==> flow/design.v <==
module fir #(
    parameter TAPS = 32,
    parameter DECIMATION = 8,
    parameter DATA_SIZE = 32,
    parameter [TAPS*DATA_SIZE-1:0] GLOBAL_COEFF = '0,
    parameter UNROLL = 16
) (
    input   logic clock,
    input   logic reset,
    input   logic [DATA_SIZE-1:0] x_in,   
    output   logic x_rd_en,
    input  logic x_empty,
    output  logic y_wr_en,
    input   logic y_out_full,
    output  logic [DATA_SIZE-1:0] y_out 
);
typedef enum logic[2:0] {
    INIT, 
    COMPUTE, 
    WRITE
} state_t;
state_t state, next_state;
logic [0:TAPS-1] [DATA_SIZE-1:0] shift_reg;
logic [0:TAPS-1][DATA_SIZE-1:0] shift_reg_c;
logic [$clog2(DECIMATION)-1:0] decimation_counter, decimation_counter_c;
logic [$clog2(TAPS)-1:0] taps_counter, taps_counter_c;
logic [0:UNROLL-1][DATA_SIZE-1:0] tap_value, tap_value_c;
logic signed [0:UNROLL-1][DATA_SIZE-1:0] product, product_c;
logic [0:UNROLL-1][DATA_SIZE-1:0] y_sum, y_sum_c; 
logic last_cycle, last_cycle_c;
logic [$clog2(TAPS)-1:0] coefficient_counter, coefficient_counter_c;
logic [DATA_SIZE-1:0] total_sum;
logic [0:TAPS-1][DATA_SIZE-1:0] coeff;
assign coeff = GLOBAL_COEFF;
function logic signed [DATA_SIZE-1:0] DEQUANTIZE(logic signed [DATA_SIZE-1:0] val);
    if (val < 0) begin
        DEQUANTIZE = DATA_SIZE'(-(-val >>> 10));
    end else begin
        DEQUANTIZE = DATA_SIZE'(val >>> 10);
    end
endfunction
always_ff @(posedge clock or posedge reset) begin
    if (reset == 1'b1) begin
        state <= INIT;       
        product <= '0;
        last_cycle <= '0;
        coefficient_counter <= '0;
        taps_counter <= '0;        
        decimation_counter <= '0;       
        y_sum <= '0;
        tap_value <= '0;
        shift_reg <= '0;
    end else begin
        taps_counter <= taps_counter_c;
        coefficient_counter <= coefficient_counter_c;
        shift_reg <= shift_reg_c;
        state <= next_state;  
        y_sum <= y_sum_c;
        tap_value <= tap_value_c;
        product <= product_c;
        last_cycle <= last_cycle_c;        
        decimation_counter <= decimation_counter_c;
    end
end
always_comb begin
    next_state = state;
    x_rd_en = 1'b0;
    y_wr_en = 1'b0;
    decimation_counter_c = decimation_counter;
    shift_reg_c = shift_reg;
    taps_counter_c = taps_counter;
    y_sum_c = y_sum;
    tap_value_c = tap_value;
    product_c = product;
    last_cycle_c = last_cycle;
    coefficient_counter_c = coefficient_counter;
    total_sum = '0;
    y_out = '0;
    case(state)
        INIT: begin
            if (x_empty == 1'b0) begin
                x_rd_en = 1'b1;
                shift_reg_c[1:TAPS-1] = shift_reg[0:TAPS-2];
                shift_reg_c[0] = x_in;
                decimation_counter_c = decimation_counter + 1'b1;
                if (decimation_counter == DECIMATION - 1) begin
                    next_state = COMPUTE;
                    for (int i = 0; i < UNROLL; i++) begin
                        tap_value_c[i] = shift_reg_c[i];
                    end  
                    taps_counter_c = taps_counter + UNROLL;
                end else begin
                    next_state = INIT;
                end
            end
        end
        COMPUTE: begin
            if (last_cycle == 1'b0) begin
                for (int i = 0; i < UNROLL; i++) begin 
                    product_c[i] = $signed(tap_value[i]) * $signed(coeff[TAPS-coefficient_counter-i-1]);
                end
                if (taps_counter != UNROLL) begin
                    for (int i = 0; i < UNROLL; i++) begin
                        y_sum_c[i] = $signed(y_sum[i]) + DEQUANTIZE(product[i]);
                    end
                end
                taps_counter_c = taps_counter + UNROLL;
                coefficient_counter_c = coefficient_counter + UNROLL;
                for (int i = 0; i < UNROLL; i++)
                    tap_value_c[i] = shift_reg[taps_counter+i];
                if (taps_counter == 0) begin
                    last_cycle_c = 1'b1;
                end
            end else begin
                for (int i = 0; i < UNROLL; i++) begin
                    y_sum_c[i] = $signed(y_sum[i]) + DEQUANTIZE(product[i]);
                end  
                last_cycle_c = 1'b0;
                next_state = WRITE;
            end            
        end
        WRITE: begin
            if (y_out_full == 1'b0) begin
                y_wr_en = 1'b1;
                total_sum = '0;
                for (int i = 0; i < UNROLL; i++) begin
                    total_sum = $signed(total_sum) + $signed(y_sum[i]);
                end
                y_out = total_sum;
                taps_counter_c = '0;
                coefficient_counter_c = '0;
                decimation_counter_c = '0;
                y_sum_c = '0;
                next_state = INIT;
            end
        end
        default: begin
            next_state = INIT;
            x_rd_en = 1'bx;
            y_wr_en = 1'bx;
            y_out = 'x;
            decimation_counter_c = 'x;
            taps_counter_c = 'x;
            y_sum_c = 'x;
            shift_reg_c = 'x;
            product_c = 'x;
            last_cycle_c = 'x;
            coefficient_counter_c = 'x;
            tap_value_c = 'x;
        end
    endcase
end
endmodule
module fm_lpr_fir (
    input  logic        clock,
    input  logic        reset,
    input  logic [31:0] x_in,
    output logic        x_rd_en,
    input  logic        x_empty,
    output logic [31:0] y_out,
    input  logic        y_out_full,
    output logic        y_wr_en
);
localparam AUDIO_LPR_COEFF_TAPS = 32;
localparam [AUDIO_LPR_COEFF_TAPS*32-1:0] AUDIO_LPR_COEFFS = {
    32'hfffffffd, 32'hfffffffa, 32'hfffffff4, 32'hffffffed, 32'hffffffe5, 32'hffffffdf, 32'hffffffe2, 32'hfffffff3,
    32'h00000015, 32'h0000004e, 32'h0000009b, 32'h000000f9, 32'h0000015d, 32'h000001be, 32'h0000020e, 32'h00000243,
    32'h00000243, 32'h0000020e, 32'h000001be, 32'h0000015d, 32'h000000f9, 32'h0000009b, 32'h0000004e, 32'h00000015,
    32'hfffffff3, 32'hffffffe2, 32'hffffffdf, 32'hffffffe5, 32'hffffffed, 32'hfffffff4, 32'hfffffffa, 32'hfffffffd
};
fir #(
    .TAPS(AUDIO_LPR_COEFF_TAPS),
    .DECIMATION(8),
    .DATA_SIZE(32),
    .GLOBAL_COEFF(AUDIO_LPR_COEFFS),
    .UNROLL(4)
) fir_lpr_inst (
    .clock(clock),
    .reset(reset),
    .x_in(x_in),
    .x_rd_en(x_rd_en),
    .x_empty(x_empty),
    .y_out(y_out),
    .y_out_full(y_out_full),
    .y_wr_en(y_wr_en)
);
endmodule
== Tool chain data of fm_lpr_fir ==
The steps from the RTL of fm_lpr_fir to its reports follow in flow order.
Line numbers count from 1 in the design file above.
Library cell names are shortened.
A cell with - has no value.
Design
  top: fm_lpr_fir
  clock port: clock
  standard-cell library: sky130hd
  library corner: tt_025C_1v80

== After elaboration ==
Yosys after proc, flatten, opt, wreduce and memory -nomap, before mapping. Memory bits, and registers merged into a memory's read port (data or address), are not among the register bits. Print and check cells are not counted. Equal cells are merged and count once.
Word-level totals
  bits in registers: 1425
  input bits: 36
  elaborated cells: 168
Operators by class
  add/sub/neg operators: 40
  multipliers: 4
  order comparisons: 4
  equality and inequality tests: 10
  shift-type cells: 8
  multiplexer cells: 75
  bitwise operators: 5
  reduce/logical cells: 13
Operators with widths (count)
  indexed select 1024 x 32 -> 32 bit: 4
  indexed select 1024 x 32 -> 32 bit with constant A: 4
  multiplier 32 x 32 -> 32 bit: 4
  two-way mux 32 bit: 46
  two-way mux 1024 bit: 1
  two-way mux 992 bit: 1
  case mux 128 bit (select 2 bit): 2
  two-way mux 128 bit: 3
  adder 32 bit: 11
  subtractor 5 x 27 -> 27 bit with constant A: 7
  negation 22 -> 32 bit: 4
  less-than comparator 32 x 1 -> 1 bit with constant B: 4
  negation 32 bit: 4
  subtractor 27 x 1 -> 27 bit with constant B: 4
  case mux 32 bit (select 2 bit): 1
  subtractor 27 x 2 -> 27 bit with constant B: 2
  two-way mux 5 bit: 5
  case mux 5 bit (select 3 bit): 1
  AND reduction 3 bit: 4
  adder 5 x 2 -> 6 bit with constant B: 2
  two-way mux 3 bit: 4
  adder 5 x 3 -> 5 bit with constant B: 2
  case mux 5 bit (select 2 bit): 1
  case mux 3 bit (select 3 bit): 1
  AND reduction 4 bit: 2
  subtractor 6 x 5 -> 7 bit with constant A: 1
  != test 2 bit with constant B: 3
  OR reduction 2 bit: 3
Not listed: further kinds 16, cells in them 28.

== Longest topological paths ==
Longest topological path by Yosys (ltp), each cell counted once; first at word level (registers and memories cut), then after technology mapping (sequential cells cut; the memories' decode and read muxes count).
Depth
  word-level depth: 10
  ABC_AREA: 1
  gate-level depth with buffers: 53

== Mapped cells and area ==
Yosys stat after the flow's synthesis: flattened, memories mapped to cells. It holds for the ABC_AREA given above (unset counts as 0); a run with the other value may have another netlist.
Totals and module areas in this step are rounded.
Cells by type
  dfrtp_1: count 1420, total area 3.55E+04 um2
  fa_1: count 1496, total area 2.99E+04 um2
  inv_1: count 2880, total area 1.08E+04 um2
  ha_1: count 737, total area 9.22E+03 um2
  nand2_1: count 2434, total area 9.14E+03 um2
  o21ai_0: count 1537, total area 7.69E+03 um2
  nor2_1: count 1888, total area 7.09E+03 um2
  a21oi_1: count 1246, total area 6.24E+03 um2
  clkbuf_1: count 623, total area 2.34E+03 um2
  nand3_1: count 355, total area 1.78E+03 um2
  xor2_1: count 141, total area 1.23E+03 um2
  xnor2_1: count 108, total area 945.907 um2
  a22oi_1: count 123, total area 923.386 um2
  o221ai_1: count 62, total area 543.021 um2
  o311ai_0: count 46, total area 402.886 um2
  nand4_1: count 56, total area 350.336 um2
  o211ai_1: count 45, total area 337.824 um2
  a31oi_1: count 52, total area 325.312 um2
Not listed: further types 52, cells in them 549.
Mapped netlist
  standard cells after synthesis: 15798
  synthesis area: 130000 um2
  sequential part of the area: 36000 um2
  mapped flip-flops: 1421
  buffer cells: 708

== Path before layout ==
Path of least setup slack by OpenSTA after synthesis, without wires, with an ideal clock, recovery checks aside; 20% of the period is set as input and as output delay. Where synthesis merged equal registers, the netlist keeps one of their names.
Timing after synthesis
  path kind: flip-flop to flip-flop
  start: register fir_lpr_inst.coefficient_counter[2]
  end: register (no name shown)
  clock period: 12.0 ns
  library setup time: 0.066 ns
  arrival: 8.621 ns
  data required time: 11.934 ns
  slack: 3.313 ns
  delay of the path: 8.687 ns
  driving pins on the path: 46
  path buffers: 4
  synthesis period reached: 8.687 ns
"delay of the path" = arrival - input delay + setup time.
"driving pins on the path": output pins that drive a net of the path, with the launching flip-flop's if there is one; two outputs of one cell count as two.
"synthesis period reached" is the clock period less the worst setup slack; recovery checks do not enter. This is arithmetic on one report: input and output delays are still those of the set period (20% each).
Between the ends stands the longest chain of elaborated cells between them, by number of cells; it is not shown to be the way that was timed. Of several equally long chains one is given.
Each line given opens the expression or statement behind the cell; cells for indexed reads and writes are added by Yosys, which also makes memories of some case tables.
Between the ends, after synthesis
  cells stage by stage: dfrtp_1 -> buf_6 -> inv_1 -> ha_1 -> inv_1 -> ha_1 -> buf_2 -> nor2_1 -> clkinv_1 -> nand2_1 -> nand2_1 -> nand2_1 -> a21oi_2 -> clkbuf_1 -> clkbuf_1 -> nand2_1 -> fa_1 -> inv_1 -> (+10 left out) -> inv_1 -> ha_1 -> nand2_1 -> nor2_1 -> nor3b_1 -> nand4_1 -> nand3_1 -> nand3_1 -> nand2_1 -> nand2_1 -> and3_1 -> inv_1 -> nand3_1 -> o21ai_0 -> inv_1 -> nand3_1 -> nand3_1 -> nand2_1
  cells in the longest elaborated chain: 8
  elaborated cells on any way between the ends: 8
  source lines of those cells: 3
Ends and longest elaborated chain, after synthesis
  start, declared: RTL line 31  | logic [$clog2(TAPS)-1:0] coefficient_counter, coefficient_counter_c;
  start, assigned: RTL line 47  | coefficient_counter <= '0;
  start, assigned: RTL line 55  | coefficient_counter <= coefficient_counter_c;
  subtractor 6 x 5 -> 7 bit: RTL line 100
  subtractor 27 x 2 -> 27 bit: RTL line 100
  subtractor 27 x 1 -> 27 bit: RTL line 100
  subtractor 5 x 27 -> 27 bit: RTL line 100
  indexed select 1024 x 32 -> 32 bit: RTL line 100
  multiplier 32 x 32 -> 32 bit: RTL line 100
  two-way mux 32 bit: RTL line 98  | if (last_cycle == 1'b0) begin
  two-way mux 128 bit: RTL line 79  | case(state)
  end, assigned: RTL line 45
  end, assigned: RTL line 60
  end, declared: RTL line 28

== Worst path after layout ==
Path of least setup slack in the final report of entry B (OpenROAD, finished layout, wires in). Where an end is a register, its clock arrival counts in the times.
Timing after layout
  path kind: flip-flop to flip-flop
  start: register fir_lpr_inst.coefficient_counter[2]
  end: register (no name shown)
  clock period: 8.34 ns
  library setup time: 0.11 ns
  arrival: 9.23 ns
  data required time: 9.07 ns
  slack: -0.16 ns
  driving pins on the path: 45
  path buffers: 5
Between the ends stands the longest chain of elaborated cells between them, by number of cells; it is not shown to be the way that was timed. Of several equally long chains one is given.
Between the ends, after layout
  cells stage by stage: dfrtp_1 -> inv_2 -> ha_4 -> buf_6 -> nor2_4 -> nand4_1 -> buf_4 -> nand3_4 -> nand3_4 -> buf_6 -> a21oi_4 -> buf_12 -> nand2_4 -> buf_8 -> nor2_4 -> fa_1 -> inv_1 -> fa_1 -> (+9 left out) -> ha_4 -> nand2_2 -> nor3_4 -> nand4_1 -> nand3_2 -> nand3_2 -> nand2_2 -> nand3_2 -> nand2_2 -> nand2_2 -> nor2_1 -> nor2_1 -> inv_1 -> nand3_2 -> nand2_1 -> nand2_1 -> nand3_1 -> nand2_1
  cells in the longest elaborated chain: 8
  elaborated cells on any way between the ends: 8
  source lines of those cells: 3
Ends and longest elaborated chain, after layout
  start, declared: RTL line 31  | logic [$clog2(TAPS)-1:0] coefficient_counter, coefficient_counter_c;
  start, assigned: RTL line 47  | coefficient_counter <= '0;
  start, assigned: RTL line 55  | coefficient_counter <= coefficient_counter_c;
  subtractor 6 x 5 -> 7 bit: RTL line 100
  subtractor 27 x 1 -> 27 bit x2: RTL line 100
  subtractor 5 x 27 -> 27 bit: RTL line 100
  indexed select 1024 x 32 -> 32 bit: RTL line 100
  multiplier 32 x 32 -> 32 bit: RTL line 100
  two-way mux 32 bit: RTL line 98  | if (last_cycle == 1'b0) begin
  two-way mux 128 bit: RTL line 79  | case(state)
  end, assigned: RTL line 45
  end, assigned: RTL line 60
  end, declared: RTL line 28

==> results <==
fm_lpr_fir through Yosys and OpenROAD on sky130hd: 2 stored runs, unordered, with their settings and measured results. The constraints put input and output delay at 20% of the set period each and load the outputs with 0.01 pF.
"achieved clock period" is the run's clock period less its worst setup slack. It is reckoned from that one timing run; input and output delays stay at 20% of the period that was set.
"worst setup path time" means the part of the period allowed to the worst setup path (the constraints hold back 20% at inputs and 20% at outputs) less its slack; where the path has registers, the arrival times of their clocks count too.
Values from the reports are rounded here.

Entry A
==> flow/run.sh <==
#!/bin/bash
# the make line also repeats the synthesis and layout settings of config.mk as NAME=value (left out here)
make -C /OpenROAD-flow-scripts/flow DESIGN_CONFIG=/design/flow/config.mk WORK_HOME=/design/flow/orfs CLKGATE_MAP_FILE= finish
==> flow/config.mk <==
export PLATFORM = sky130hd
export DESIGN_NAME = fm_lpr_fir
export DESIGN_NICKNAME = fm_lpr_fir
export VERILOG_FILES = /design/flow/design.v
export SDC_FILE = /design/flow/constraint.sdc
export NUM_CORES = 4
export LEC_CHECK = 0
export CAP_MARGIN = 20
export CELL_PAD_IN_SITES_DETAIL_PLACEMENT = 2
export CELL_PAD_IN_SITES_GLOBAL_PLACEMENT = 3
export CORE_ASPECT_RATIO = 0.69
export CORE_MARGIN = 10
export CORE_UTILIZATION = 58
export CTS_CLUSTER_DIAMETER = 167
export GPL_ROUTABILITY_DRIVEN = 1
export MAX_ROUTING_LAYER = met4
export SETUP_SLACK_MARGIN = 0.18
export SLEW_MARGIN = 20
==> flow/constraint.sdc <==
create_clock -name core_clock -period 12.0 [get_ports {clock}]
set_input_delay 2.4000 -clock core_clock [delete_from_list [all_inputs] [get_ports {clock}]]
set_output_delay 2.4000 -clock core_clock [all_outputs]
set_load 0.01 [all_outputs]

==> results of entry A <==
did not finish, placement stopped with GPL-0301

Entry B
==> flow/run.sh <==
#!/bin/bash
# the make line also repeats the synthesis and layout settings of config.mk as NAME=value (left out here)
make -C /OpenROAD-flow-scripts/flow DESIGN_CONFIG=/design/flow/config.mk WORK_HOME=/design/flow/orfs CLKGATE_MAP_FILE= finish
==> flow/config.mk <==
export PLATFORM = sky130hd
export DESIGN_NAME = fm_lpr_fir
export DESIGN_NICKNAME = fm_lpr_fir
export VERILOG_FILES = /design/flow/design.v
export SDC_FILE = /design/flow/constraint.sdc
export NUM_CORES = 4
export LEC_CHECK = 0
export ABC_AREA = 1
export CAP_MARGIN = 20
export CELL_PAD_IN_SITES_GLOBAL_PLACEMENT = 1
export CORE_MARGIN = 2
export CORE_UTILIZATION = 32
export CTS_CLUSTER_SIZE = 31
export GPL_ROUTABILITY_DRIVEN = 1
export GPL_TIMING_DRIVEN = 1
export HOLD_SLACK_MARGIN = -0.03
export PLACE_DENSITY = 0.38
export SETUP_SLACK_MARGIN = 1.66
export SLEW_MARGIN = 30
==> flow/constraint.sdc <==
create_clock -name core_clock -period 8.34 [get_ports {clock}]
set_input_delay 1.6680 -clock core_clock [delete_from_list [all_inputs] [get_ports {clock}]]
set_output_delay 1.6680 -clock core_clock [all_outputs]
set_load 0.01 [all_outputs]

==> results of entry B <==
chip area after synthesis (Yosys): 130000 um2
die area: 410000 um2
standard-cell area of the final layout: 150000 um2
utilization: 0.39
worst setup slack after layout: -0.16 ns
total negative slack: -0.73 ns
achieved clock period: 8.503 ns
worst setup path time: 8.50 ns
worst setup path kind: flip-flop to flip-flop
